==> flow/design.v <==
module rad4_reference(
    input [31:0] x,
    input [10:0] y,
    output [31:0] p
    );
    wire [5:0] sign_factor;
    wire [32:0] PP_5;
    wire [32:0] PP_4;
    wire [32:0] PP_3;
    wire [32:0] PP_2;
    wire [32:0] PP_1;
    wire [32:0] PP_0;
    wire [2:0] tmp1;
    wire [2:0] tmp0;
    assign tmp1 = {y[10],y[10:9]}; 
    assign tmp0 = {y[1:0],1'b0};
    rad4_BE PP5_gen(
        .x1(tmp1),
        .y(x),
        .sign_factor(sign_factor[5]),
        .PP(PP_5)
        );
    rad4_BE PP4_gen(
        .x1(y[9:7]),
        .y(x),
        .sign_factor(sign_factor[4]),
        .PP(PP_4)
        );
    rad4_BE PP3_gen(
        .x1(y[7:5]),
        .y(x),
        .sign_factor(sign_factor[3]),
        .PP(PP_3)
        );
    rad4_BE PP2_gen(
        .x1(y[5:3]),
        .y(x),
        .sign_factor(sign_factor[2]),
        .PP(PP_2)
        );
    rad4_BE PP1_gen(
        .x1(y[3:1]),
        .y(x),
        .sign_factor(sign_factor[1]),
        .PP(PP_1)
        );
    rad4_BE PP0_gen(
        .x1(tmp0),
        .y(x),
        .sign_factor(sign_factor[0]),
        .PP(PP_0)
        );
    PP_add Final(
        .sign_factor(sign_factor),
        .PP_5(PP_5),
        .PP_4(PP_4),
        .PP_3(PP_3),
        .PP_2(PP_2),
        .PP_1(PP_1),
        .PP_0(PP_0),
        .p(p)
        );
endmodule
module rad4_BE(
    input [2:0] x1,
    input [31:0] y,
    output sign_factor,
    output [32:0] PP
    );
    wire one, two, sign;
    code encode_block(
        .one(one),
        .two(two),
        .sign(sign),
        .y2(x1[2]),
        .y1(x1[1]),
        .y0(x1[0])
        );
    wire [32:0] tmp1_pp; 
    assign tmp1_pp = {y[31],y};  
    wire [33:0] out1;
    assign out1[0] = sign;
    genvar i;
    generate
        for ( i = 0; i < 33; i = i+1 )
            begin : pp_rad4_first 
            product pp_pr(tmp1_pp[i],out1[i],one,two,sign,PP[i],out1[i+1]);
            end
    endgenerate
    sgn_gen sign_gen(one,two,sign,sign_factor);
endmodule
module code(one,two,sign,y2,y1,y0);  
	input y2,y1,y0;                     
	output one,two,sign;                
	wire [1:0]k;                        
	xor x1(one,y0,y1);                  
	xor x2(k[1],y2,y1);                 
	not n1(k[0],one);                   
	and a1(two,k[0],k[1]);              
	assign sign=y2;                     
endmodule   
module product(x1,x0,one,two,sign,p,i);
	input x1,x0,sign,one,two;
	output p,i;
	wire [1:0] k;
	xor xo1(i,x1,sign);
	and a1(k[1],i,one);
	and a0(k[0],x0,two);
	or o1(p,k[1],k[0]);
endmodule
module sgn_gen(one,two,sign,sign_factor);
    input sign,one,two;
    output sign_factor;
    wire k;
    or o1(k,one,two);
    and a1(sign_factor,sign,k);
endmodule
module PP_add(
    input [5:0] sign_factor,
    input [32:0] PP_5,
    input [32:0] PP_4,
    input [32:0] PP_3,
    input [32:0] PP_2,
    input [32:0] PP_1,
    input [32:0] PP_0,
    output [31:0] p
    );
    wire [5:0] E_MSB;
    assign E_MSB[0] = ~ PP_0[32];
    assign E_MSB[1] = ~ PP_1[32];
    assign E_MSB[2] = ~ PP_2[32];
    assign E_MSB[3] = ~ PP_3[32];
    assign E_MSB[4] = ~ PP_4[32];
    assign E_MSB[5] = ~ PP_5[32];
    wire [33:0] sum00_FA;
    wire [33:0] carry00_FA;
    wire [33:0] tmp001_FA;
    wire [33:0] tmp002_FA;
    wire [33:0] tmp003_FA;
    assign tmp001_FA = {E_MSB[0],{3{PP_0[32]}},PP_0[32:4],PP_0[2]};
    assign tmp002_FA = {E_MSB[1],PP_1[32],PP_1[32:2],PP_1[0]};
    assign tmp003_FA = {PP_2,sign_factor[1]};
    genvar i001;
    generate
        for (i001 = 0; i001 < 34; i001 = i001 + 1)
            begin : pp_fad00
            FAd pp_fad(tmp001_FA[i001],tmp002_FA[i001], tmp003_FA[i001], carry00_FA[i001],sum00_FA[i001]);
            end
    endgenerate
    wire [1:0] sum00_HA;
    wire [1:0] carry00_HA;
    wire [1:0] tmp001_HA;
    wire [1:0] tmp002_HA;
    assign tmp001_HA = {1'b1,PP_0[3]};
    assign tmp002_HA = {PP_2[32],PP_1[1]};
    genvar i002;
    generate
        for (i002 = 0; i002 < 2; i002 = i002 + 1)
            begin : pp_had00
            HAd pp_had(tmp001_HA[i002],tmp002_HA[i002],carry00_HA[i002],sum00_HA[i002]);
            end
    endgenerate
    wire [32:0] sum01_FA;
    wire [32:0] carry01_FA;
    wire [32:0] tmp011_FA;
    wire [32:0] tmp012_FA;
    wire [32:0] tmp013_FA;
    assign tmp011_FA = {1'b1,E_MSB[3],PP_3[32],PP_3[32:4],PP_3[2]};
    assign tmp012_FA = {PP_4[32],PP_4[32:2],PP_4[0]};
    assign tmp013_FA = {PP_5[31:0],sign_factor[4]};
    genvar i011;
    generate
        for (i011 = 0; i011 < 33; i011 = i011 + 1)
            begin : pp_fad01
            FAd pp_fad(tmp011_FA[i011],tmp012_FA[i011], tmp013_FA[i011], carry01_FA[i011],sum01_FA[i011]);
            end
    endgenerate
    wire [1:0] sum01_HA;
    wire [1:0] carry01_HA;
    wire [1:0] tmp011_HA;
    wire [1:0] tmp012_HA;
    assign tmp011_HA = {E_MSB[4],PP_3[3]};
    assign tmp012_HA = {PP_5[32],PP_4[1]};
    genvar i012;
    generate
        for (i012 = 0; i012 < 2; i012 = i012 + 1)
            begin : pp_had01
            HAd pp_had(tmp011_HA[i012],tmp012_HA[i012],carry01_HA[i012],sum01_HA[i012]);
            end
    endgenerate
    wire [33:0] sum10_FA;
    wire [33:0] carry10_FA;
    wire [33:0] tmp101_FA;
    wire [33:0] tmp102_FA;
    wire [33:0] tmp103_FA;
    assign tmp101_FA = {E_MSB[2],sum00_HA[1],sum00_FA[33:3],sum00_FA[1]};
    assign tmp102_FA = {carry00_HA[1],carry00_FA[33:2],carry00_HA[0]};
    assign tmp103_FA = {sum01_FA[29:1],sum01_HA[0],sum01_FA[0],PP_3[1:0],sign_factor[2]};
    genvar i010;
    generate
        for (i010 = 0; i010 < 34; i010 = i010 + 1)
            begin : pp_fad10
            FAd pp_fad(tmp101_FA[i010],tmp102_FA[i010], tmp103_FA[i010], carry10_FA[i010],sum10_FA[i010]);
            end
    endgenerate
    wire [1:0] sum10_HA;
    wire [1:0] carry10_HA;
    wire [1:0] tmp101_HA;
    wire [1:0] tmp102_HA;
    assign tmp101_HA = {1'b1,sum00_FA[2]};
    assign tmp102_HA = {sum01_FA[30],carry00_FA[1]};
    genvar i013;
    generate
        for (i013 = 0; i013 < 2; i013 = i013 + 1)
            begin : pp_had11
            HAd pp_had(tmp101_HA[i013],tmp102_HA[i013],carry10_HA[i013],sum10_HA[i013]);
            end
    endgenerate
    wire [32:0] sum20_FA;
    wire [32:0] carry20_FA;
    wire [32:0] tmp201_FA;
    wire [32:0] tmp202_FA;
    wire [32:0] tmp203_FA;
    assign tmp201_FA = {carry10_HA[1],sum10_HA[1],sum10_FA[33:4],sum10_FA[1]};
    assign tmp202_FA = {sum01_FA[31],carry10_FA[33:3],carry10_HA[0]};
    assign tmp203_FA = {carry01_FA[30:1],carry01_HA[0],carry01_FA[0],sign_factor[3]};
    genvar i020;
    generate
        for (i020 = 0; i020 < 33; i020 = i020 + 1)
            begin : pp_fad20
            FAd pp_fad(tmp201_FA[i020],tmp202_FA[i020], tmp203_FA[i020], carry20_FA[i020],sum20_FA[i020]);
            end
    endgenerate
    wire [3:0] sum20_HA;
    wire [3:0] carry20_HA;
    wire [3:0] tmp201_HA;
    wire [3:0] tmp202_HA;
    assign tmp201_HA = {sum01_HA[1],sum01_FA[32],sum10_FA[3:2]};
    assign tmp202_HA = {carry01_FA[32:31],carry10_FA[2:1]};
    genvar i021;
    generate
        for (i021 = 0; i021 < 4; i021 = i021 + 1)
            begin : pp_had21
            HAd pp_had(tmp201_HA[i021],tmp202_HA[i021],carry20_HA[i021],sum20_HA[i021]);
            end
    endgenerate
    wire  sum30_FA;
    wire  carry30_FA;
    FAd pp_fad(sum20_FA[2],carry20_FA[1], sign_factor[5], carry30_FA,sum30_FA);
    wire [32:0] sum30_HA;
    wire [32:0] carry30_HA;
    wire [32:0] tmp301_HA;
    wire [32:0] tmp302_HA;
    assign tmp301_HA = {carry01_HA[1],sum20_HA[3:2],sum20_FA[32:3]};
    assign tmp302_HA = {carry20_HA[3:2],carry20_FA[32:2]};
    genvar i031;
    generate
        for (i031 = 0; i031 < 33; i031 = i031 + 1)
            begin : pp_had31
            HAd pp_had(tmp301_HA[i031],tmp302_HA[i031],carry30_HA[i031],sum30_HA[i031]);
            end
    endgenerate
    wire [44:0] tmp_sum;
    wire [44:0] tmp_add1;
    wire [44:0] tmp_add2;
    assign tmp_add1 = {1'b0,sum30_HA,sum30_FA,sum20_FA[1],sum20_HA[1:0],sum20_FA[0],sum10_HA[0],sum10_FA[0],sum00_HA[0],sum00_FA[0],PP_0[1:0]};
    assign tmp_add2 = {carry30_HA,carry30_FA,1'b0,carry20_HA[1:0],carry20_FA[0],1'b0,carry10_FA[0],1'b0,carry00_FA[0],2'b0,sign_factor[0]}; 
    assign tmp_sum = tmp_add1 + tmp_add2;
    assign p = tmp_sum[41:10];
endmodule
module FAd(a,b,c,cy,sm);
	input a,b,c;
	output cy,sm;
	wire x,y,z;
	xor x1(x,a,b);
	xor x2(sm,x,c);
	and a1(y,a,b);
	and a2(z,x,c);
	or o1(cy,y,z);
endmodule 
module HAd(a,b,cy,sm);
	input a,b;
	output cy,sm;
	xor x1(sm,a,b);
	and a1(cy,a,b);
endmodule 
module rad4_reference1(
    input [31:0] x,
    input [10:0] y,
    output [31:0] p
    );
    wire [5:0] sign_factor;
    wire [32:0] PP_5;
    wire [32:0] PP_4;
    wire [32:0] PP_3;
    wire [32:0] PP_2;
    wire [32:0] PP_1;
    wire [32:0] PP_0;
    wire [2:0] tmp1;
    wire [2:0] tmp0;
    assign tmp1 = {y[10],y[10:9]}; 
    assign tmp0 = {y[1:0],1'b0};
    rad4_BE1 PP5_gen(
        .x1(tmp1),
        .y(x),
        .sign_factor(sign_factor[5]),
        .PP(PP_5)
        );
    rad4_BE1 PP4_gen(
        .x1(y[9:7]),
        .y(x),
        .sign_factor(sign_factor[4]),
        .PP(PP_4)
        );
    rad4_BE1 PP3_gen(
        .x1(y[7:5]),
        .y(x),
        .sign_factor(sign_factor[3]),
        .PP(PP_3)
        );
    rad4_BE1 PP2_gen(
        .x1(y[5:3]),
        .y(x),
        .sign_factor(sign_factor[2]),
        .PP(PP_2)
        );
    rad4_BE1 PP1_gen(
        .x1(y[3:1]),
        .y(x),
        .sign_factor(sign_factor[1]),
        .PP(PP_1)
        );
    rad4_BE1 PP0_gen(
        .x1(tmp0),
        .y(x),
        .sign_factor(sign_factor[0]),
        .PP(PP_0)
        );
    PP_add1 Final(
        .sign_factor(sign_factor),
        .PP_5(PP_5),
        .PP_4(PP_4),
        .PP_3(PP_3),
        .PP_2(PP_2),
        .PP_1(PP_1),
        .PP_0(PP_0),
        .p(p)
        );
endmodule
module rad4_BE1(
    input [2:0] x1,
    input [31:0] y,
    output sign_factor,
    output [32:0] PP
    );
    wire one, two, sign;
    code1 encode1_block(
        .one(one),
        .two(two),
        .sign(sign),
        .y2(x1[2]),
        .y1(x1[1]),
        .y0(x1[0])
        );
    wire [32:0] tmp1_pp; 
    assign tmp1_pp = {y[31],y};  
    wire [33:0] out1;
    assign out1[0] = sign;
    genvar i;
    generate
        for ( i = 0; i < 33; i = i+1 )
            begin : pp_rad4_first 
            product1 pp_pr(tmp1_pp[i],out1[i],one,two,sign,PP[i],out1[i+1]);
            end
    endgenerate
    assign sign_factor = sign & (one | two);
endmodule
module code1(one,two,sign,y2,y1,y0);  
	input y2,y1,y0;                     
	output one,two,sign;                
	wire [1:0]k;                        
	xor x1(one,y0,y1);                  
	xor x2(k[1],y2,y1);                 
	not n1(k[0],one);                   
	and a1(two,k[0],k[1]);              
	assign sign=y2;                     
endmodule   
module product1(x1,x0,one,two,sign,p,i);
	input x1,x0,sign,one,two;
	output p,i;
	wire [1:0] k;
	xor xo1(i,x1,sign);
	and a1(k[1],i,one);
	and a0(k[0],x0,two);
	or o1(p,k[1],k[0]);
endmodule
module PP_add1(
    input [5:0] sign_factor,
    input [32:0] PP_5,
    input [32:0] PP_4,
    input [32:0] PP_3,
    input [32:0] PP_2,
    input [32:0] PP_1,
    input [32:0] PP_0,
    output [31:0] p
    );
    wire [5:0] E_MSB;
    assign E_MSB[0] = ~ PP_0[32];
    assign E_MSB[1] = ~ PP_1[32];
    assign E_MSB[2] = ~ PP_2[32];
    assign E_MSB[3] = ~ PP_3[32];
    assign E_MSB[4] = ~ PP_4[32];
    assign E_MSB[5] = ~ PP_5[32];
    wire [33:0] sum00_FA;
    wire [33:0] carry00_FA;
    wire [33:0] tmp001_FA;
    wire [33:0] tmp002_FA;
    wire [33:0] tmp003_FA;
    assign tmp001_FA = {E_MSB[0],{3{PP_0[32]}},PP_0[32:4],PP_0[2]};
    assign tmp002_FA = {E_MSB[1],PP_1[32],PP_1[32:2],PP_1[0]};
    assign tmp003_FA = {PP_2,sign_factor[1]};
    genvar i001;
    generate
        for (i001 = 0; i001 < 34; i001 = i001 + 1)
            begin : pp_FAd100
            FAd1 pp_FAd1(tmp001_FA[i001],tmp002_FA[i001], tmp003_FA[i001], carry00_FA[i001],sum00_FA[i001]);
            end
    endgenerate
    wire [1:0] sum00_HA;
    wire [1:0] carry00_HA;
    wire [1:0] tmp001_HA;
    wire [1:0] tmp002_HA;
    assign tmp001_HA = {1'b1,PP_0[3]};
    assign tmp002_HA = {PP_2[32],PP_1[1]};
    genvar i002;
    generate
        for (i002 = 0; i002 < 2; i002 = i002 + 1)
            begin : pp_HAd100
            HAd1 pp_HAd1(tmp001_HA[i002],tmp002_HA[i002],carry00_HA[i002],sum00_HA[i002]);
            end
    endgenerate
    wire [32:0] sum01_FA;
    wire [32:0] carry01_FA;
    wire [32:0] tmp011_FA;
    wire [32:0] tmp012_FA;
    wire [32:0] tmp013_FA;
    assign tmp011_FA = {1'b1,E_MSB[3],PP_3[32],PP_3[32:4],PP_3[2]};
    assign tmp012_FA = {PP_4[32],PP_4[32:2],PP_4[0]};
    assign tmp013_FA = {PP_5[31:0],sign_factor[4]};
    genvar i011;
    generate
        for (i011 = 0; i011 < 33; i011 = i011 + 1)
            begin : pp_FAd101
            FAd1 pp_FAd1(tmp011_FA[i011],tmp012_FA[i011], tmp013_FA[i011], carry01_FA[i011],sum01_FA[i011]);
            end
    endgenerate
    wire [1:0] sum01_HA;
    wire [1:0] carry01_HA;
    wire [1:0] tmp011_HA;
    wire [1:0] tmp012_HA;
    assign tmp011_HA = {E_MSB[4],PP_3[3]};
    assign tmp012_HA = {PP_5[32],PP_4[1]};
    genvar i012;
    generate
        for (i012 = 0; i012 < 2; i012 = i012 + 1)
            begin : pp_HAd101
            HAd1 pp_HAd1(tmp011_HA[i012],tmp012_HA[i012],carry01_HA[i012],sum01_HA[i012]);
            end
    endgenerate
    wire [33:0] sum10_FA;
    wire [33:0] carry10_FA;
    wire [33:0] tmp101_FA;
    wire [33:0] tmp102_FA;
    wire [33:0] tmp103_FA;
    assign tmp101_FA = {E_MSB[2],sum00_HA[1],sum00_FA[33:3],sum00_FA[1]};
    assign tmp102_FA = {carry00_HA[1],carry00_FA[33:2],carry00_HA[0]};
    assign tmp103_FA = {sum01_FA[29:1],sum01_HA[0],sum01_FA[0],PP_3[1:0],sign_factor[2]};
    genvar i010;
    generate
        for (i010 = 0; i010 < 34; i010 = i010 + 1)
            begin : pp_FAd110
            FAd1 pp_FAd1(tmp101_FA[i010],tmp102_FA[i010], tmp103_FA[i010], carry10_FA[i010],sum10_FA[i010]);
            end
    endgenerate
    wire [1:0] sum10_HA;
    wire [1:0] carry10_HA;
    wire [1:0] tmp101_HA;
    wire [1:0] tmp102_HA;
    assign tmp101_HA = {1'b1,sum00_FA[2]};
    assign tmp102_HA = {sum01_FA[30],carry00_FA[1]};
    genvar i013;
    generate
        for (i013 = 0; i013 < 2; i013 = i013 + 1)
            begin : pp_HAd111
            HAd1 pp_HAd1(tmp101_HA[i013],tmp102_HA[i013],carry10_HA[i013],sum10_HA[i013]);
            end
    endgenerate
    wire [32:0] sum20_FA;
    wire [32:0] carry20_FA;
    wire [32:0] tmp201_FA;
    wire [32:0] tmp202_FA;
    wire [32:0] tmp203_FA;
    assign tmp201_FA = {carry10_HA[1],sum10_HA[1],sum10_FA[33:4],sum10_FA[1]};
    assign tmp202_FA = {sum01_FA[31],carry10_FA[33:3],carry10_HA[0]};
    assign tmp203_FA = {carry01_FA[30:1],carry01_HA[0],carry01_FA[0],sign_factor[3]};
    genvar i020;
    generate
        for (i020 = 0; i020 < 33; i020 = i020 + 1)
            begin : pp_FAd120
            FAd1 pp_FAd1(tmp201_FA[i020],tmp202_FA[i020], tmp203_FA[i020], carry20_FA[i020],sum20_FA[i020]);
            end
    endgenerate
    wire [3:0] sum20_HA;
    wire [3:0] carry20_HA;
    wire [3:0] tmp201_HA;
    wire [3:0] tmp202_HA;
    assign tmp201_HA = {sum01_HA[1],sum01_FA[32],sum10_FA[3:2]};
    assign tmp202_HA = {carry01_FA[32:31],carry10_FA[2:1]};
    genvar i021;
    generate
        for (i021 = 0; i021 < 4; i021 = i021 + 1)
            begin : pp_HAd121
            HAd1 pp_HAd1(tmp201_HA[i021],tmp202_HA[i021],carry20_HA[i021],sum20_HA[i021]);
            end
    endgenerate
    wire  sum30_FA;
    wire  carry30_FA;
    FAd1 pp_FAd1(sum20_FA[2],carry20_FA[1], sign_factor[5], carry30_FA,sum30_FA);
    wire [32:0] sum30_HA;
    wire [32:0] carry30_HA;
    wire [32:0] tmp301_HA;
    wire [32:0] tmp302_HA;
    assign tmp301_HA = {carry01_HA[1],sum20_HA[3:2],sum20_FA[32:3]};
    assign tmp302_HA = {carry20_HA[3:2],carry20_FA[32:2]};
    genvar i031;
    generate
        for (i031 = 0; i031 < 33; i031 = i031 + 1)
            begin : pp_HAd131
            HAd1 pp_HAd1(tmp301_HA[i031],tmp302_HA[i031],carry30_HA[i031],sum30_HA[i031]);
            end
    endgenerate
    wire [44:0] tmp_sum;
    wire [44:0] tmp_add1;
    wire [44:0] tmp_add2;
    assign tmp_add1 = {1'b0,sum30_HA,sum30_FA,sum20_FA[1],sum20_HA[1:0],sum20_FA[0],sum10_HA[0],sum10_FA[0],sum00_HA[0],sum00_FA[0],PP_0[1:0]};
    assign tmp_add2 = {carry30_HA,carry30_FA,1'b0,carry20_HA[1:0],carry20_FA[0],1'b0,carry10_FA[0],1'b0,carry00_FA[0],2'b0,sign_factor[0]}; 
    assign tmp_sum = tmp_add1 + tmp_add2;
    assign p = tmp_sum[41:10];
endmodule
module FAd1(a,b,c,cy,sm);
	input a,b,c;
	output cy,sm;
	wire x,y,z;
	xor x1(x,a,b);
	xor x2(sm,x,c);
	and a1(y,a,b);
	and a2(z,x,c);
	or o1(cy,y,z);
endmodule 
module HAd1(a,b,cy,sm);
	input a,b;
	output cy,sm;
	xor x1(sm,a,b);
	and a1(cy,a,b);
endmodule 
module rad4_reference2(
    input [31:0] x,
    input [10:0] y,
    output [31:0] p
    );
    wire [5:0] sign_factor;
    wire [32:0] PP_5;
    wire [32:0] PP_4;
    wire [32:0] PP_3;
    wire [32:0] PP_2;
    wire [32:0] PP_1;
    wire [32:0] PP_0;
    wire [2:0] tmp1;
    wire [2:0] tmp0;
    assign tmp1 = {y[10],y[10:9]}; 
    assign tmp0 = {y[1:0],1'b0};
    rad4_BE2 PP5_gen(
        .x1(tmp1),
        .y(x),
        .sign_factor(sign_factor[5]),
        .PP(PP_5)
        );
    rad4_BE2 PP4_gen(
        .x1(y[9:7]),
        .y(x),
        .sign_factor(sign_factor[4]),
        .PP(PP_4)
        );
    rad4_BE2 PP3_gen(
        .x1(y[7:5]),
        .y(x),
        .sign_factor(sign_factor[3]),
        .PP(PP_3)
        );
    rad4_BE2 PP2_gen(
        .x1(y[5:3]),
        .y(x),
        .sign_factor(sign_factor[2]),
        .PP(PP_2)
        );
    rad4_BE2 PP1_gen(
        .x1(y[3:1]),
        .y(x),
        .sign_factor(sign_factor[1]),
        .PP(PP_1)
        );
    rad4_BE2 PP0_gen(
        .x1(tmp0),
        .y(x),
        .sign_factor(sign_factor[0]),
        .PP(PP_0)
        );
    PP_add2 Final(
        .sign_factor(sign_factor),
        .PP_5(PP_5),
        .PP_4(PP_4),
        .PP_3(PP_3),
        .PP_2(PP_2),
        .PP_1(PP_1),
        .PP_0(PP_0),
        .p(p)
        );
endmodule
module rad4_BE2(
    input [2:0] x1,
    input [31:0] y,
    output sign_factor,
    output [32:0] PP
    );
    wire one, two, sign;
    code2 encode2_block(
        .one(one),
        .two(two),
        .sign(sign),
        .y2(x1[2]),
        .y1(x1[1]),
        .y0(x1[0])
        );
    wire [32:0] tmp1_pp; 
    assign tmp1_pp = {y[31],y};  
    wire [33:0] out1;
    assign out1[0] = sign;
    genvar i;
    generate
        for ( i = 0; i < 33; i = i+1 )
            begin : pp_rad4_first 
            product2 pp_pr(tmp1_pp[i],out1[i],one,two,sign,PP[i],out1[i+1]);
            end
    endgenerate
    assign sign_factor = sign & (one | two);
endmodule
module code2(one,two,sign,y2,y1,y0);  
	input y2,y1,y0;                     
	output one,two,sign;                
	wire [1:0]k;                        
	xor x1(one,y0,y1);                  
	xor x2(k[1],y2,y1);                 
	not n1(k[0],one);                   
	and a1(two,k[0],k[1]);              
	assign sign=y2;                     
endmodule   
module product2(x1,x0,one,two,sign,p,i);
	input x1,x0,sign,one,two;
	output p,i;
	wire [1:0] k;
	xor xo1(i,x1,sign);
	and a1(k[1],i,one);
	and a0(k[0],x0,two);
	or o1(p,k[1],k[0]);
endmodule
module PP_add2(
    input [5:0] sign_factor,
    input [32:0] PP_5,
    input [32:0] PP_4,
    input [32:0] PP_3,
    input [32:0] PP_2,
    input [32:0] PP_1,
    input [32:0] PP_0,
    output [31:0] p
    );
    wire [5:0] E_MSB;
    assign E_MSB[0] = ~ PP_0[32];
    assign E_MSB[1] = ~ PP_1[32];
    assign E_MSB[2] = ~ PP_2[32];
    assign E_MSB[3] = ~ PP_3[32];
    assign E_MSB[4] = ~ PP_4[32];
    assign E_MSB[5] = ~ PP_5[32];
    wire [33:0] sum00_FA;
    wire [33:0] carry00_FA;
    wire [33:0] tmp001_FA;
    wire [33:0] tmp002_FA;
    wire [33:0] tmp003_FA;
    assign tmp001_FA = {E_MSB[0],{3{PP_0[32]}},PP_0[32:4],PP_0[2]};
    assign tmp002_FA = {E_MSB[1],PP_1[32],PP_1[32:2],PP_1[0]};
    assign tmp003_FA = {PP_2,sign_factor[1]};
    genvar i001;
    generate
        for (i001 = 0; i001 < 34; i001 = i001 + 1)
            begin : pp_FAd200
            FAd2 pp_FAd2(tmp001_FA[i001],tmp002_FA[i001], tmp003_FA[i001], carry00_FA[i001],sum00_FA[i001]);
            end
    endgenerate
    wire [1:0] sum00_HA;
    wire [1:0] carry00_HA;
    wire [1:0] tmp001_HA;
    wire [1:0] tmp002_HA;
    assign tmp001_HA = {1'b1,PP_0[3]};
    assign tmp002_HA = {PP_2[32],PP_1[1]};
    genvar i002;
    generate
        for (i002 = 0; i002 < 2; i002 = i002 + 1)
            begin : pp_HAd200
            HAd2 pp_HAd2(tmp001_HA[i002],tmp002_HA[i002],carry00_HA[i002],sum00_HA[i002]);
            end
    endgenerate
    wire [32:0] sum01_FA;
    wire [32:0] carry01_FA;
    wire [32:0] tmp011_FA;
    wire [32:0] tmp012_FA;
    wire [32:0] tmp013_FA;
    assign tmp011_FA = {1'b1,E_MSB[3],PP_3[32],PP_3[32:4],PP_3[2]};
    assign tmp012_FA = {PP_4[32],PP_4[32:2],PP_4[0]};
    assign tmp013_FA = {PP_5[31:0],sign_factor[4]};
    genvar i011;
    generate
        for (i011 = 0; i011 < 33; i011 = i011 + 1)
            begin : pp_FAd201
            FAd2 pp_FAd2(tmp011_FA[i011],tmp012_FA[i011], tmp013_FA[i011], carry01_FA[i011],sum01_FA[i011]);
            end
    endgenerate
    wire [1:0] sum01_HA;
    wire [1:0] carry01_HA;
    wire [1:0] tmp011_HA;
    wire [1:0] tmp012_HA;
    assign tmp011_HA = {E_MSB[4],PP_3[3]};
    assign tmp012_HA = {PP_5[32],PP_4[1]};
    genvar i012;
    generate
        for (i012 = 0; i012 < 2; i012 = i012 + 1)
            begin : pp_HAd201
            HAd2 pp_HAd2(tmp011_HA[i012],tmp012_HA[i012],carry01_HA[i012],sum01_HA[i012]);
            end
    endgenerate
    wire [33:0] sum10_FA;
    wire [33:0] carry10_FA;
    wire [33:0] tmp101_FA;
    wire [33:0] tmp102_FA;
    wire [33:0] tmp103_FA;
    assign tmp101_FA = {E_MSB[2],sum00_HA[1],sum00_FA[33:3],sum00_FA[1]};
    assign tmp102_FA = {carry00_HA[1],carry00_FA[33:2],carry00_HA[0]};
    assign tmp103_FA = {sum01_FA[29:1],sum01_HA[0],sum01_FA[0],PP_3[1:0],sign_factor[2]};
    genvar i010;
    generate
        for (i010 = 0; i010 < 34; i010 = i010 + 1)
            begin : pp_FAd210
            FAd2 pp_FAd2(tmp101_FA[i010],tmp102_FA[i010], tmp103_FA[i010], carry10_FA[i010],sum10_FA[i010]);
            end
    endgenerate
    wire [1:0] sum10_HA;
    wire [1:0] carry10_HA;
    wire [1:0] tmp101_HA;
    wire [1:0] tmp102_HA;
    assign tmp101_HA = {1'b1,sum00_FA[2]};
    assign tmp102_HA = {sum01_FA[30],carry00_FA[1]};
    genvar i013;
    generate
        for (i013 = 0; i013 < 2; i013 = i013 + 1)
            begin : pp_HAd211
            HAd2 pp_HAd2(tmp101_HA[i013],tmp102_HA[i013],carry10_HA[i013],sum10_HA[i013]);
            end
    endgenerate
    wire [32:0] sum20_FA;
    wire [32:0] carry20_FA;
    wire [32:0] tmp201_FA;
    wire [32:0] tmp202_FA;
    wire [32:0] tmp203_FA;
    assign tmp201_FA = {carry10_HA[1],sum10_HA[1],sum10_FA[33:4],sum10_FA[1]};
    assign tmp202_FA = {sum01_FA[31],carry10_FA[33:3],carry10_HA[0]};
    assign tmp203_FA = {carry01_FA[30:1],carry01_HA[0],carry01_FA[0],sign_factor[3]};
    genvar i020;
    generate
        for (i020 = 0; i020 < 33; i020 = i020 + 1)
            begin : pp_FAd220
            FAd2 pp_FAd2(tmp201_FA[i020],tmp202_FA[i020], tmp203_FA[i020], carry20_FA[i020],sum20_FA[i020]);
            end
    endgenerate
    wire [3:0] sum20_HA;
    wire [3:0] carry20_HA;
    wire [3:0] tmp201_HA;
    wire [3:0] tmp202_HA;
    assign tmp201_HA = {sum01_HA[1],sum01_FA[32],sum10_FA[3:2]};
    assign tmp202_HA = {carry01_FA[32:31],carry10_FA[2:1]};
    genvar i021;
    generate
        for (i021 = 0; i021 < 4; i021 = i021 + 1)
            begin : pp_HAd221
            HAd2 pp_HAd2(tmp201_HA[i021],tmp202_HA[i021],carry20_HA[i021],sum20_HA[i021]);
            end
    endgenerate
    wire  sum30_FA;
    wire  carry30_FA;
    FAd2 pp_FAd2(sum20_FA[2],carry20_FA[1], sign_factor[5], carry30_FA,sum30_FA);
    wire [32:0] sum30_HA;
    wire [32:0] carry30_HA;
    wire [32:0] tmp301_HA;
    wire [32:0] tmp302_HA;
    assign tmp301_HA = {carry01_HA[1],sum20_HA[3:2],sum20_FA[32:3]};
    assign tmp302_HA = {carry20_HA[3:2],carry20_FA[32:2]};
    genvar i031;
    generate
        for (i031 = 0; i031 < 33; i031 = i031 + 1)
            begin : pp_HAd231
            HAd2 pp_HAd2(tmp301_HA[i031],tmp302_HA[i031],carry30_HA[i031],sum30_HA[i031]);
            end
    endgenerate
    wire [44:0] tmp_sum;
    wire [44:0] tmp_add1;
    wire [44:0] tmp_add2;
    assign tmp_add1 = {1'b0,sum30_HA,sum30_FA,sum20_FA[1],sum20_HA[1:0],sum20_FA[0],sum10_HA[0],sum10_FA[0],sum00_HA[0],sum00_FA[0],PP_0[1:0]};
    assign tmp_add2 = {carry30_HA,carry30_FA,1'b0,carry20_HA[1:0],carry20_FA[0],1'b0,carry10_FA[0],1'b0,carry00_FA[0],2'b0,sign_factor[0]}; 
    assign tmp_sum = tmp_add1 + tmp_add2;
    assign p = tmp_sum[41:10];
endmodule
module FAd2(a,b,c,cy,sm);
	input a,b,c;
	output cy,sm;
	wire x,y,z;
	xor x1(x,a,b);
	xor x2(sm,x,c);
	and a1(y,a,b);
	and a2(z,x,c);
	or o1(cy,y,z);
endmodule 
module HAd2(a,b,cy,sm);
	input a,b;
	output cy,sm;
	xor x1(sm,a,b);
	and a1(cy,a,b);
endmodule 
module rad4_reference3(
    input [31:0] x,
    input [10:0] y,
    output [31:0] p
    );
    wire [5:0] sign_factor;
    wire [32:0] PP_5;
    wire [32:0] PP_4;
    wire [32:0] PP_3;
    wire [32:0] PP_2;
    wire [32:0] PP_1;
    wire [32:0] PP_0;
    wire [2:0] tmp1;
    wire [2:0] tmp0;
    assign tmp1 = {y[10],y[10:9]}; 
    assign tmp0 = {y[1:0],1'b0};
    rad4_BE3 PP5_gen(
        .x1(tmp1),
        .y(x),
        .sign_factor(sign_factor[5]),
        .PP(PP_5)
        );
    rad4_BE3 PP4_gen(
        .x1(y[9:7]),
        .y(x),
        .sign_factor(sign_factor[4]),
        .PP(PP_4)
        );
    rad4_BE3 PP3_gen(
        .x1(y[7:5]),
        .y(x),
        .sign_factor(sign_factor[3]),
        .PP(PP_3)
        );
    rad4_BE3 PP2_gen(
        .x1(y[5:3]),
        .y(x),
        .sign_factor(sign_factor[2]),
        .PP(PP_2)
        );
    rad4_BE3 PP1_gen(
        .x1(y[3:1]),
        .y(x),
        .sign_factor(sign_factor[1]),
        .PP(PP_1)
        );
    rad4_BE3 PP0_gen(
        .x1(tmp0),
        .y(x),
        .sign_factor(sign_factor[0]),
        .PP(PP_0)
        );
    PP_add3 Final(
        .sign_factor(sign_factor),
        .PP_5(PP_5),
        .PP_4(PP_4),
        .PP_3(PP_3),
        .PP_2(PP_2),
        .PP_1(PP_1),
        .PP_0(PP_0),
        .p(p)
        );
endmodule
module rad4_BE3(
    input [2:0] x1,
    input [31:0] y,
    output sign_factor,
    output [32:0] PP
    );
    wire one, two, sign;
    code3 encode3_block(
        .one(one),
        .two(two),
        .sign(sign),
        .y2(x1[2]),
        .y1(x1[1]),
        .y0(x1[0])
        );
    wire [32:0] tmp1_pp; 
    assign tmp1_pp = {y[31],y};  
    wire [33:0] out1;
    assign out1[0] = sign;
    genvar i;
    generate
        for ( i = 0; i < 33; i = i+1 )
            begin : pp_rad4_first 
            product3 pp_pr(tmp1_pp[i],out1[i],one,two,sign,PP[i],out1[i+1]);
            end
    endgenerate
    assign sign_factor = sign & (one | two);
endmodule
module code3(one,two,sign,y2,y1,y0);  
	input y2,y1,y0;                     
	output one,two,sign;                
	wire [1:0]k;                        
	xor x1(one,y0,y1);                  
	xor x2(k[1],y2,y1);                 
	not n1(k[0],one);                   
	and a1(two,k[0],k[1]);              
	assign sign=y2;                     
endmodule   
module product3(x1,x0,one,two,sign,p,i);
	input x1,x0,sign,one,two;
	output p,i;
	wire [1:0] k;
	xor xo1(i,x1,sign);
	and a1(k[1],i,one);
	and a0(k[0],x0,two);
	or o1(p,k[1],k[0]);
endmodule
module PP_add3(
    input [5:0] sign_factor,
    input [32:0] PP_5,
    input [32:0] PP_4,
    input [32:0] PP_3,
    input [32:0] PP_2,
    input [32:0] PP_1,
    input [32:0] PP_0,
    output [31:0] p
    );
    wire [5:0] E_MSB;
    assign E_MSB[0] = ~ PP_0[32];
    assign E_MSB[1] = ~ PP_1[32];
    assign E_MSB[2] = ~ PP_2[32];
    assign E_MSB[3] = ~ PP_3[32];
    assign E_MSB[4] = ~ PP_4[32];
    assign E_MSB[5] = ~ PP_5[32];
    wire [33:0] sum00_FA;
    wire [33:0] carry00_FA;
    wire [33:0] tmp001_FA;
    wire [33:0] tmp002_FA;
    wire [33:0] tmp003_FA;
    assign tmp001_FA = {E_MSB[0],{3{PP_0[32]}},PP_0[32:4],PP_0[2]};
    assign tmp002_FA = {E_MSB[1],PP_1[32],PP_1[32:2],PP_1[0]};
    assign tmp003_FA = {PP_2,sign_factor[1]};
    genvar i001;
    generate
        for (i001 = 0; i001 < 34; i001 = i001 + 1)
            begin : pp_FAd300
            FAd3 pp_FAd3(tmp001_FA[i001],tmp002_FA[i001], tmp003_FA[i001], carry00_FA[i001],sum00_FA[i001]);
            end
    endgenerate
    wire [1:0] sum00_HA;
    wire [1:0] carry00_HA;
    wire [1:0] tmp001_HA;
    wire [1:0] tmp002_HA;
    assign tmp001_HA = {1'b1,PP_0[3]};
    assign tmp002_HA = {PP_2[32],PP_1[1]};
    genvar i002;
    generate
        for (i002 = 0; i002 < 2; i002 = i002 + 1)
            begin : pp_HAd300
            HAd3 pp_HAd3(tmp001_HA[i002],tmp002_HA[i002],carry00_HA[i002],sum00_HA[i002]);
            end
    endgenerate
    wire [32:0] sum01_FA;
    wire [32:0] carry01_FA;
    wire [32:0] tmp011_FA;
    wire [32:0] tmp012_FA;
    wire [32:0] tmp013_FA;
    assign tmp011_FA = {1'b1,E_MSB[3],PP_3[32],PP_3[32:4],PP_3[2]};
    assign tmp012_FA = {PP_4[32],PP_4[32:2],PP_4[0]};
    assign tmp013_FA = {PP_5[31:0],sign_factor[4]};
    genvar i011;
    generate
        for (i011 = 0; i011 < 33; i011 = i011 + 1)
            begin : pp_FAd301
            FAd3 pp_FAd3(tmp011_FA[i011],tmp012_FA[i011], tmp013_FA[i011], carry01_FA[i011],sum01_FA[i011]);
            end
    endgenerate
    wire [1:0] sum01_HA;
    wire [1:0] carry01_HA;
    wire [1:0] tmp011_HA;
    wire [1:0] tmp012_HA;
    assign tmp011_HA = {E_MSB[4],PP_3[3]};
    assign tmp012_HA = {PP_5[32],PP_4[1]};
    genvar i012;
    generate
        for (i012 = 0; i012 < 2; i012 = i012 + 1)
            begin : pp_HAd301
            HAd3 pp_HAd3(tmp011_HA[i012],tmp012_HA[i012],carry01_HA[i012],sum01_HA[i012]);
            end
    endgenerate
    wire [33:0] sum10_FA;
    wire [33:0] carry10_FA;
    wire [33:0] tmp101_FA;
    wire [33:0] tmp102_FA;
    wire [33:0] tmp103_FA;
    assign tmp101_FA = {E_MSB[2],sum00_HA[1],sum00_FA[33:3],sum00_FA[1]};
    assign tmp102_FA = {carry00_HA[1],carry00_FA[33:2],carry00_HA[0]};
    assign tmp103_FA = {sum01_FA[29:1],sum01_HA[0],sum01_FA[0],PP_3[1:0],sign_factor[2]};
    genvar i010;
    generate
        for (i010 = 0; i010 < 34; i010 = i010 + 1)
            begin : pp_FAd310
            FAd3 pp_FAd3(tmp101_FA[i010],tmp102_FA[i010], tmp103_FA[i010], carry10_FA[i010],sum10_FA[i010]);
            end
    endgenerate
    wire [1:0] sum10_HA;
    wire [1:0] carry10_HA;
    wire [1:0] tmp101_HA;
    wire [1:0] tmp102_HA;
    assign tmp101_HA = {1'b1,sum00_FA[2]};
    assign tmp102_HA = {sum01_FA[30],carry00_FA[1]};
    genvar i013;
    generate
        for (i013 = 0; i013 < 2; i013 = i013 + 1)
            begin : pp_HAd311
            HAd3 pp_HAd3(tmp101_HA[i013],tmp102_HA[i013],carry10_HA[i013],sum10_HA[i013]);
            end
    endgenerate
    wire [32:0] sum20_FA;
    wire [32:0] carry20_FA;
    wire [32:0] tmp201_FA;
    wire [32:0] tmp202_FA;
    wire [32:0] tmp203_FA;
    assign tmp201_FA = {carry10_HA[1],sum10_HA[1],sum10_FA[33:4],sum10_FA[1]};
    assign tmp202_FA = {sum01_FA[31],carry10_FA[33:3],carry10_HA[0]};
    assign tmp203_FA = {carry01_FA[30:1],carry01_HA[0],carry01_FA[0],sign_factor[3]};
    genvar i020;
    generate
        for (i020 = 0; i020 < 33; i020 = i020 + 1)
            begin : pp_FAd320
            FAd3 pp_FAd3(tmp201_FA[i020],tmp202_FA[i020], tmp203_FA[i020], carry20_FA[i020],sum20_FA[i020]);
            end
    endgenerate
    wire [3:0] sum20_HA;
    wire [3:0] carry20_HA;
    wire [3:0] tmp201_HA;
    wire [3:0] tmp202_HA;
    assign tmp201_HA = {sum01_HA[1],sum01_FA[32],sum10_FA[3:2]};
    assign tmp202_HA = {carry01_FA[32:31],carry10_FA[2:1]};
    genvar i021;
    generate
        for (i021 = 0; i021 < 4; i021 = i021 + 1)
            begin : pp_HAd321
            HAd3 pp_HAd3(tmp201_HA[i021],tmp202_HA[i021],carry20_HA[i021],sum20_HA[i021]);
            end
    endgenerate
    wire  sum30_FA;
    wire  carry30_FA;
    FAd3 pp_FAd3(sum20_FA[2],carry20_FA[1], sign_factor[5], carry30_FA,sum30_FA);
    wire [32:0] sum30_HA;
    wire [32:0] carry30_HA;
    wire [32:0] tmp301_HA;
    wire [32:0] tmp302_HA;
    assign tmp301_HA = {carry01_HA[1],sum20_HA[3:2],sum20_FA[32:3]};
    assign tmp302_HA = {carry20_HA[3:2],carry20_FA[32:2]};
    genvar i031;
    generate
        for (i031 = 0; i031 < 33; i031 = i031 + 1)
            begin : pp_HAd331
            HAd3 pp_HAd3(tmp301_HA[i031],tmp302_HA[i031],carry30_HA[i031],sum30_HA[i031]);
            end
    endgenerate
    wire [44:0] tmp_sum;
    wire [44:0] tmp_add1;
    wire [44:0] tmp_add2;
    assign tmp_add1 = {1'b0,sum30_HA,sum30_FA,sum20_FA[1],sum20_HA[1:0],sum20_FA[0],sum10_HA[0],sum10_FA[0],sum00_HA[0],sum00_FA[0],PP_0[1:0]};
    assign tmp_add2 = {carry30_HA,carry30_FA,1'b0,carry20_HA[1:0],carry20_FA[0],1'b0,carry10_FA[0],1'b0,carry00_FA[0],2'b0,sign_factor[0]}; 
    assign tmp_sum = tmp_add1 + tmp_add2;
    assign p = tmp_sum[41:10];
endmodule
module FAd3(a,b,c,cy,sm);
	input a,b,c;
	output cy,sm;
	wire x,y,z;
	xor x1(x,a,b);
	xor x2(sm,x,c);
	and a1(y,a,b);
	and a2(z,x,c);
	or o1(cy,y,z);
endmodule 
module HAd3(a,b,cy,sm);
	input a,b;
	output cy,sm;
	xor x1(sm,a,b);
	and a1(cy,a,b);
endmodule 
module fos_exact_tra_v1(
    input [31:0] x_in,
    input [10:0] a1,
    input clk,
    input reset,
    output [31:0] y_out);
    wire [31:0] b1x;
    wire [31:0] a1y;
    wire signed [31:0] sum0_next;
    wire signed [31:0] sum1;
    reg signed [31:0] sum0;
    rad4_reference mult(sum1,a1,a1y);
    assign y_out = sum0 + x_in;
    assign sum1 = y_out;
    assign sum0_next = a1y - x_in;
    always @ (posedge clk)
    if (reset) begin
        sum0 <= 32'b0;
    end else begin
        sum0 <= sum0_next;
    end
endmodule
module fos_exact_v1(
    input [31:0] x_in,
    input [10:0] a1,
    input clk,
    input reset,
    output [31:0] y_out);
    wire signed [31:0] Data_feedforward;
    wire signed [31:0] Data_feedback;
    wire signed [31:0] sum0;
    reg signed  [31:0] Samples_in1; 
    reg signed  [31:0] Samples_in2; 
    reg signed  [31:0] Samples_out; 
    assign Data_feedforward = {Samples_in2}; 
    assign y_out = Samples_in1 - Data_feedforward - Data_feedback; 
    rad4_reference mult(Samples_out,a1,Data_feedback);
   always @ (posedge clk) 
   if(reset == 1) begin
         Samples_in1 <= 0; 
         Samples_in2 <= 0; 
         Samples_out <= 0; 
      end 
   else begin 
      Samples_in1 <= x_in; 
      Samples_in2 <= Samples_in1; 
      Samples_out <= y_out; 
   end 
endmodule
module fos_exact_tra_v2(
    input [31:0] x_in,
    input [10:0] a1,
    input clk,
    input reset,
    output [31:0] y_out);
    wire [31:0] b1x;
    wire [31:0] a1y;
    wire signed [31:0] sum0_next;
    wire signed [31:0] sum1;
    reg signed [31:0] sum0;
    rad4_reference1 mult(sum1,a1,a1y);
    assign y_out = sum0 + x_in;
    assign sum1 = y_out;
    assign sum0_next = a1y - x_in;
    always @ (posedge clk)
    if (reset) begin
        sum0 <= 32'b0;
    end else begin
        sum0 <= sum0_next;
    end
endmodule
module fos_exact_v2(
    input [31:0] x_in,
    input [10:0] a1,
    input clk,
    input reset,
    output [31:0] y_out);
    wire signed [31:0] Data_feedforward;
    wire signed [31:0] Data_feedback;
    wire signed [31:0] sum0;
    reg signed  [31:0] Samples_in1; 
    reg signed  [31:0] Samples_in2; 
    reg signed  [31:0] Samples_out; 
    assign Data_feedforward = {Samples_in2}; 
    assign y_out = Samples_in1 - Data_feedforward - Data_feedback; 
    rad4_reference1 mult(Samples_out,a1,Data_feedback);
   always @ (posedge clk) 
   if(reset == 1) begin
         Samples_in1 <= 0; 
         Samples_in2 <= 0; 
         Samples_out <= 0; 
      end 
   else begin 
      Samples_in1 <= x_in; 
      Samples_in2 <= Samples_in1; 
      Samples_out <= y_out; 
   end 
endmodule
module fos_exact_tra_v3(
    input [31:0] x_in,
    input [10:0] a1,
    input [10:0] b1,
    input clk,
    input reset,
    output [31:0] y_out);
    wire [31:0] b1x;
    wire [31:0] a1y;
    wire signed [31:0] sum0_next;
    wire signed [31:0] sum1;
    reg signed [31:0] sum0;
    rad4_reference2 mult(x_in,b1,b1x);
    rad4_reference2 mult2(sum1,a1,a1y);
    assign y_out = sum0 + x_in;
    assign sum1 = y_out;
    assign sum0_next = b1x + a1y;
    always @ (posedge clk)
    if (reset) begin
        sum0 <= 32'b0;
    end else begin
        sum0 <= sum0_next;
    end
endmodule
module fos_exact_v3(
    input [31:0] x_in,
    input [10:0] a1,
    input [10:0] b1,
    input clk,
    input reset,
    output [31:0] y_out);
    wire signed [31:0] Data_feedforward;
    wire signed [31:0] Data_feedback;
    wire signed [31:0] sum0;
    reg signed  [31:0] Samples_in1; 
    reg signed  [31:0] Samples_in2; 
    reg signed  [31:0] Samples_out; 
    assign y_out = Samples_in1 + Data_feedforward - Data_feedback; 
    rad4_reference2 mult(Samples_out,a1,Data_feedback);
    rad4_reference2 mult1(Samples_in2,b1,Data_feedforward);                     
   always @ (posedge clk) 
   if(reset == 1) begin
         Samples_in1 <= 0; 
         Samples_in2 <= 0; 
         Samples_out <= 0; 
      end 
   else begin 
      Samples_in1 <= x_in; 
      Samples_in2 <= Samples_in1; 
      Samples_out <= y_out; 
   end 
endmodule
module fos_exact_tra_v4(
    input [31:0] x_in,
    input [10:0] a1,
    input clk,
    input reset,
    output [31:0] y_out);
    wire [31:0] b1x;
    wire [31:0] a1y;
    wire signed [31:0] sum0_next;
    wire signed [31:0] sum1;
    reg signed [31:0] sum0;
    rad4_reference3 mult(sum1,a1,a1y);
    assign y_out = sum0 + x_in;
    assign sum1 = y_out;
    assign sum0_next = a1y;
    always @ (posedge clk)
    if (reset) begin
        sum0 <= 32'b0;
    end else begin
        sum0 <= sum0_next;
    end
endmodule
module fos_exact_v4(
    input [31:0] x_in,
    input [10:0] a1,
    input clk,
    input reset,
    output [31:0] y_out);
    wire signed [31:0] Data_feedforward;
    wire signed [31:0] Data_feedback;
    wire signed [31:0] sum0;
    reg signed  [31:0] Samples_in1; 
    reg signed  [31:0] Samples_in2; 
    reg signed  [31:0] Samples_out; 
    assign y_out = Samples_in1 - Data_feedback; 
    rad4_reference3 mult(Samples_out,a1,Data_feedback);
   always @ (posedge clk) 
   if(reset == 1) begin
         Samples_in1 <= 0; 
         Samples_in2 <= 0; 
         Samples_out <= 0; 
      end 
   else begin 
      Samples_in1 <= x_in; 
      Samples_in2 <= Samples_in1; 
      Samples_out <= y_out; 
   end 
endmodule
module a_filter_reference_32x11(
    input [31:0] x_in,
    input clk,
    input [5:0] reset,
    output [31:0] y_out);
    wire [10:0] a1_1;
    wire [10:0] a1_2;
    wire [10:0] a1_3;
    wire [10:0] a1_4;
    wire [10:0] b1;
    assign a1_1 = -11'sd208;
    assign a1_2 = -11'sd1021;
    assign a1_3 = -11'sd930;
    assign a1_4 = -11'sd1010;
    assign b1 = 11'sd307;
    wire [31:0] y_1;
    wire [31:0] y_2;
    wire [31:0] y_3;
    wire [31:0] y_4;
    wire [31:0] y_5;
    fos_exact_v4 first_stage(x_in,a1_4,clk,reset[0],y_1);
    fos_exact_v3 second_stage(y_1,a1_3,b1,clk,reset[1],y_2);
    fos_exact_v2 third_stage(y_2,a1_2,clk,reset[2],y_3);
    fos_exact_v2 fourth_stage(y_3,a1_2,clk,reset[3],y_4);
    fos_exact_v1 fifth_stage(y_4,a1_1,clk,reset[4],y_5);
    fos_exact_v1 sixth_stage(y_5,a1_1,clk,reset[5],y_out);
endmodule
======== Step by step through the tools: a_filter_reference_32x11 ========
The steps from the RTL of a_filter_reference_32x11 to its reports follow in flow order.
Line numbers count from 1 in the design file above.
Not given: n/a
design
  top module .............................. a_filter_reference_32x11
  clock ................................... clk
  cell library ............................ sky130hd
  timing corner ........................... tt_025C_1v80

======== After elaboration ========
Source: Yosys, flattened and elaborated, memories not mapped. Widths are those after wreduce; folded enables and synchronous resets count as part of the registers. Registers that Yosys merges into a memory's read port (data or address) are not register bits. Print and check cells do not count. Equal cells are merged and count once.
word-level totals
  clocked read ports x word width ......... 0
  bits in latches ......................... 0
  flip-flop bits (word level) ............. 544
  output and inout port bits .............. 32
  elaborated cells ........................ 3,106
  memory bits (read-only) ................. 0
  bits of input ports ..................... 39
  memories kept ........................... 0
  memory bits (writable) .................. 0
operators by class
  shifts and indexed selects .............. 0
  muxes and demuxes ....................... 0
  $add $sub $neg .......................... 18
  divide/modulo/power cells ............... 0
  bitwise gates (word level) .............. 3,071
  reductions and logical operators ........ 0
  eq/ne operators ......................... 0
  order comparisons ....................... 0
  $mul .................................... 0
operators with widths
  operator           number
  1-bit XOR          1,277
  1-bit AND          1,261
  32-bit subtractor  10
  1-bit OR           298
  42-bit adder       7
  1-bit inverter     235
  32-bit adder       1

======== Depth ========
Yosys ltp: most cells in a row. Word level: on the elaborated netlist, between registers, memories and ports. Mapped: between sequential cells and ports; inverters and the memories' decode and read muxes count.
depth
  depth in word-level cells ............... 14
  ABC_AREA ................................ 0
  gate-level depth with buffers ........... 33
  mapped depth without buffers ............ 33

======== Synthesis result ========
Source: synth_stat.txt of the flow (Yosys; design flattened, memories mapped). It holds for the ABC_AREA given above (unset counts as 0); a run with the other value may have another netlist.
cells by type
  type                       number
  sky130_fd_sc_hd__ha_1      1,128
  sky130_fd_sc_hd__dfxtp_1   544
  sky130_fd_sc_hd__fa_1      430
  sky130_fd_sc_hd__inv_1     1,581
  sky130_fd_sc_hd__nor2_1    625
  sky130_fd_sc_hd__xnor2_1   222
  sky130_fd_sc_hd__a21oi_1   295
  sky130_fd_sc_hd__a21o_1    165
  sky130_fd_sc_hd__xor2_1    141
  sky130_fd_sc_hd__o21ai_0   145
  sky130_fd_sc_hd__nor2b_1   109
  sky130_fd_sc_hd__nand2_1   147
  sky130_fd_sc_hd__o21a_1    57
  sky130_fd_sc_hd__nor3_1    84
  sky130_fd_sc_hd__o21bai_1  44
  sky130_fd_sc_hd__nand3_1   65
  sky130_fd_sc_hd__nand2b_1  47
  sky130_fd_sc_hd__and2_1    45
Not listed: further types 58, cells in them 483.
synthesis totals
  flip-flops .............................. 544
  standard cells after synthesis .......... 6,357
  area of sequential cells ................ 10,890.4 sq um
  synthesis area .......................... 55,318.1 sq um
  buffers ................................. 77
The figures by module come from a second, unflattened synthesis with its own total; it is not the netlist above.
second synthesis, totals
  cell total of the unflattened synthesis .. 9,980
  area (unflattened synthesis) ............ 95,354.0 sq um
Rows give one instance, submodules left out.
modules
  module            sequential area (sq um)  area (sq um)  cells  times used
  fos_exact_v1      1,921.8                  5,689.2       607    2
  fos_exact_v2      1,921.8                  5,689.2       607    2
  (name not given)  0.0                      17.5          2      396
  (name not given)  0.0                      17.5          2      396
  (name not given)  0.0                      17.5          2      396
  FAd               0.0                      20.0          1      270
  FAd1              0.0                      20.0          1      270
  FAd2              0.0                      20.0          1      270
  fos_exact_v3      1,921.8                  5,336.4       606    1
  PP_add            0.0                      2,199.6       327    2
  PP_add1           0.0                      2,199.6       327    2
  PP_add2           0.0                      2,199.6       327    2
  fos_exact_v4      1,281.2                  3,535.9       406    1
  (name not given)  0.0                      17.5          2      198
Further modules, not shown: 20.

======== Path before layout ========
Source: OpenSTA report_checks on the synthesized netlist (no wires, ideal clock, input and output delay 20% of the period each), path of least setup slack; recovery checks are left aside. Register names are those of the netlist, which keeps one name where synthesis merged equal registers.
timing post-synthesis
  kind .................................... register -> output
  start ................................... register sixth_stage.Samples_out[10]
  end ..................................... output port y_out[28]
  data arrival time ....................... 6.100 ns
  delay of the path ....................... 6.100 ns
  path buffers ............................ 1
  path slack .............................. 1.100 ns
  period .................................. 9.0 ns
  required time ........................... 7.200 ns
  stages on the path ...................... 29
  synthesis period reached ................ 7.9 ns
"delay of the path" is the arrival time less input delay plus setup time.
At an output port there is no setup time.
"stages on the path": output pins that drive a net of the path, with the launching flip-flop's if there is one; two outputs of one cell count as two.
"synthesis period reached" = period - worst setup slack (recovery checks aside). The figure is calculated, with input and output delays left at 20% of the set period.
The rows between start and end are the longest chain of elaborated cells between them; the timing report does not say that the signal goes this way. Where chains are equally long, one stands for them.
Each line given opens the expression or statement behind the cell; cells for indexed reads and writes are added by Yosys, which also makes memories of some case tables.
on the way, post-synthesis
  cell sequence ........................... sky130_fd_sc_hd__dfxtp_1 sky130_fd_sc_hd__inv_1 sky130_fd_sc_hd__ha_1 sky130_fd_sc_hd__ha_1 sky130_fd_sc_hd__inv_1 sky130_fd_sc_hd__fa_1 sky130_fd_sc_hd__inv_1 sky130_fd_sc_hd__ha_1 sky130_fd_sc_hd__ha_1 sky130_fd_sc_hd__and3_1 sky130_fd_sc_hd__a221o_1 sky130_fd_sc_hd__a21oi_1 sky130_fd_sc_hd__o2bb2ai_1 sky130_fd_sc_hd__a211oi_1 sky130_fd_sc_hd__nor2_1 sky130_fd_sc_hd__a21oi_1 sky130_fd_sc_hd__xnor2_1 sky130_fd_sc_hd__fa_1 sky130_fd_sc_hd__inv_1 sky130_fd_sc_hd__ha_1 sky130_fd_sc_hd__buf_1 sky130_fd_sc_hd__nand2_1 sky130_fd_sc_hd__a21o_1 sky130_fd_sc_hd__a31o_2 sky130_fd_sc_hd__a31oi_1 sky130_fd_sc_hd__o21ai_0 sky130_fd_sc_hd__a21oi_1 sky130_fd_sc_hd__o21ai_0 sky130_fd_sc_hd__o31a_1
  length of the longest elaborated chain .. 9
  elaborated cells on any way between the ends .. 57
  those cells by class .................... add/sub (2); logic (55)
ends and longest elaborated chain, post-synthesis
  what               line  RTL
  start, declared    1157  reg signed  [31:0] Samples_out;
  start, assigned    1165  Samples_out <= 0;
  start, assigned    1170  Samples_out <= y_out;
  1-bit inverter     n/a
  1-bit XOR          275   xor x1(x,a,b);
  1-bit XOR          276   xor x2(sm,x,c);
  1-bit XOR          275
  1-bit AND          278   and a2(z,x,c);
  1-bit OR           279   or o1(cy,y,z);
  1-bit XOR          284   xor x1(sm,a,b);
  42-bit adder       268   assign tmp_sum = tmp_add1 + tmp_add2;
  32-bit subtractor  1159  assign y_out = Samples_in1 - Data_feedforward - Data_feedback;
  end, declared      1326  output [31:0] y_out);

======== Path in the finished layout ========
From the final timing report of record 2: the path of least setup slack in the routed layout; clock arrival at registers is part of the times.
timing post-layout
  kind .................................... register -> output
  start ................................... register sixth_stage.Samples_out[7]
  end ..................................... output port y_out[29]
  stages on the path ...................... 35
  path slack .............................. -2.89 ns
  data arrival time ....................... 7.00 ns
  path buffers ............................ 9
  period .................................. 5.13 ns
  required time ........................... 4.10 ns
The rows between start and end are the longest chain of elaborated cells between them; the timing report does not say that the signal goes this way. Where chains are equally long, one stands for them.
on the way, post-layout
  cell sequence ........................... sky130_fd_sc_hd__dfxtp_2 sky130_fd_sc_hd__buf_6 sky130_fd_sc_hd__ha_4 sky130_fd_sc_hd__ha_4 sky130_fd_sc_hd__inv_2 sky130_fd_sc_hd__fa_1 sky130_fd_sc_hd__inv_2 sky130_fd_sc_hd__ha_4 sky130_fd_sc_hd__ha_4 sky130_fd_sc_hd__buf_4 sky130_fd_sc_hd__nand3_4 sky130_fd_sc_hd__nor4_4 sky130_fd_sc_hd__buf_4 sky130_fd_sc_hd__o2111ai_4 sky130_fd_sc_hd__a21oi_2 sky130_fd_sc_hd__buf_4 sky130_fd_sc_hd__buf_6 sky130_fd_sc_hd__a211oi_4 sky130_fd_sc_hd__nor2_2 sky130_fd_sc_hd__a21oi_2 sky130_fd_sc_hd__buf_4 sky130_fd_sc_hd__nor2_2 sky130_fd_sc_hd__nor4_2 sky130_fd_sc_hd__nor3_2 sky130_fd_sc_hd__fa_1 sky130_fd_sc_hd__inv_2 sky130_fd_sc_hd__ha_4 sky130_fd_sc_hd__buf_6 sky130_fd_sc_hd__nand3_4 sky130_fd_sc_hd__nor2_4 sky130_fd_sc_hd__o31ai_4 sky130_fd_sc_hd__buf_4 sky130_fd_sc_hd__a311oi_2 sky130_fd_sc_hd__xor2_1 sky130_fd_sc_hd__buf_2
  length of the longest elaborated chain .. 9
  elaborated cells on any way between the ends .. 57
  those cells by class .................... add/sub (2); logic (55)
ends and longest elaborated chain, post-layout
  what               line  RTL
  start, declared    1157  reg signed  [31:0] Samples_out;
  start, assigned    1165  Samples_out <= 0;
  start, assigned    1170  Samples_out <= y_out;
  1-bit inverter     n/a
  1-bit XOR          275   xor x1(x,a,b);
  1-bit XOR          276   xor x2(sm,x,c);
  1-bit XOR          275
  1-bit AND          278   and a2(z,x,c);
  1-bit OR           279   or o1(cy,y,z);
  1-bit XOR          284   xor x1(sm,a,b);
  42-bit adder       268   assign tmp_sum = tmp_add1 + tmp_add2;
  32-bit subtractor  1159  assign y_out = Samples_in1 - Data_feedforward - Data_feedback;
  end, declared      1326  output [31:0] y_out);

==> runs of a_filter_reference_32x11 <==
Record of 4 stored runs of the RTL-to-layout flow on a_filter_reference_32x11, platform sky130hd. The runs are unordered. Constraints: input delay and output delay 20% of the set period each, output load 0.01 pF.
"clock period reached" = clock period - worst setup slack. The figure is calculated, with input and output delays left at 20% of the set period.
"critical setup path time" means the part of the period allowed to the worst setup path (the constraints hold back 20% at inputs and 20% at outputs) less its slack; where the path has registers, the arrival times of their clocks count too.

---- record 1 ----
settings
  ABC_AREA = 1
  CAP_MARGIN = 20
  CELL_PAD_IN_SITES_GLOBAL_PLACEMENT = 3
  CORE_ASPECT_RATIO = 1.52
  CORE_UTILIZATION = 46
  CTS_CLUSTER_DIAMETER = 289
  CTS_CLUSTER_SIZE = 85
  GPL_ROUTABILITY_DRIVEN = 0
  GPL_TIMING_DRIVEN = 1
  MAX_ROUTING_LAYER = met4
  SETUP_SLACK_MARGIN = -0.16
  SLEW_MARGIN = 15
  period_ns = 6.45
  CORE_MARGIN = 2
results
  incomplete, placement halted on GPL-0301

---- record 2 ----
settings
  CELL_PAD_IN_SITES_DETAIL_PLACEMENT = 0
  CORE_ASPECT_RATIO = 0.7
  CORE_UTILIZATION = 30
  CTS_CLUSTER_DIAMETER = 253
  CTS_CLUSTER_SIZE = 97
  GPL_TIMING_DRIVEN = 1
  MAX_ROUTING_LAYER = met5
  MIN_ROUTING_LAYER = met2
  SETUP_SLACK_MARGIN = 0.61
  TNS_END_PERCENT = 35
  period_ns = 5.13
  CAP_MARGIN = 20
  CORE_MARGIN = 2
  SLEW_MARGIN = 20
results
  Yosys chip area after synthesis ......... 55,318.1 sq um
  full die area ........................... 187,900.0 sq um
  utilization of the finished layout ...... 0.435
  smallest setup slack .................... -2.895 ns
  clock period reached .................... 8.025 ns
  critical setup path time ................ 7.00 ns
  critical path type ...................... register -> output

---- record 3 ----
settings
  ABC_AREA = 0
  CAP_MARGIN = 20
  CELL_PAD_IN_SITES_GLOBAL_PLACEMENT = 3
  CORE_ASPECT_RATIO = 1.52
  CORE_UTILIZATION = 32
  CTS_CLUSTER_DIAMETER = 79
  CTS_CLUSTER_SIZE = 85
  GPL_ROUTABILITY_DRIVEN = 1
  GPL_TIMING_DRIVEN = 1
  MAX_ROUTING_LAYER = met4
  PLACE_DENSITY = 0.52
  SLEW_MARGIN = 15
  TNS_END_PERCENT = 55
  period_ns = 6.45
  CORE_MARGIN = 2
results
  Yosys chip area after synthesis ......... 55,318.1 sq um
  full die area ........................... 176,285.0 sq um
  utilization of the finished layout ...... 0.46
  smallest setup slack .................... -1.628 ns
  clock period reached .................... 8.078 ns
  critical setup path time ................ 6.79 ns
  critical path type ...................... register -> output

---- record 4 ----
settings
  CAP_MARGIN = 30
  CORE_ASPECT_RATIO = 0.83
  CORE_UTILIZATION = 56
  GPL_ROUTABILITY_DRIVEN = 0
  GPL_TIMING_DRIVEN = 0
  SETUP_SLACK_MARGIN = -0.16
  period_ns = 6.45
  CORE_MARGIN = 2
  SLEW_MARGIN = 20
results
  Yosys chip area after synthesis ......... 55,318.1 sq um
  full die area ........................... 101,324.0 sq um
  utilization of the finished layout ...... 0.688
  smallest setup slack .................... -1.763 ns
  clock period reached .................... 8.213 ns
  critical setup path time ................ 6.92 ns
  critical path type ...................... register -> output
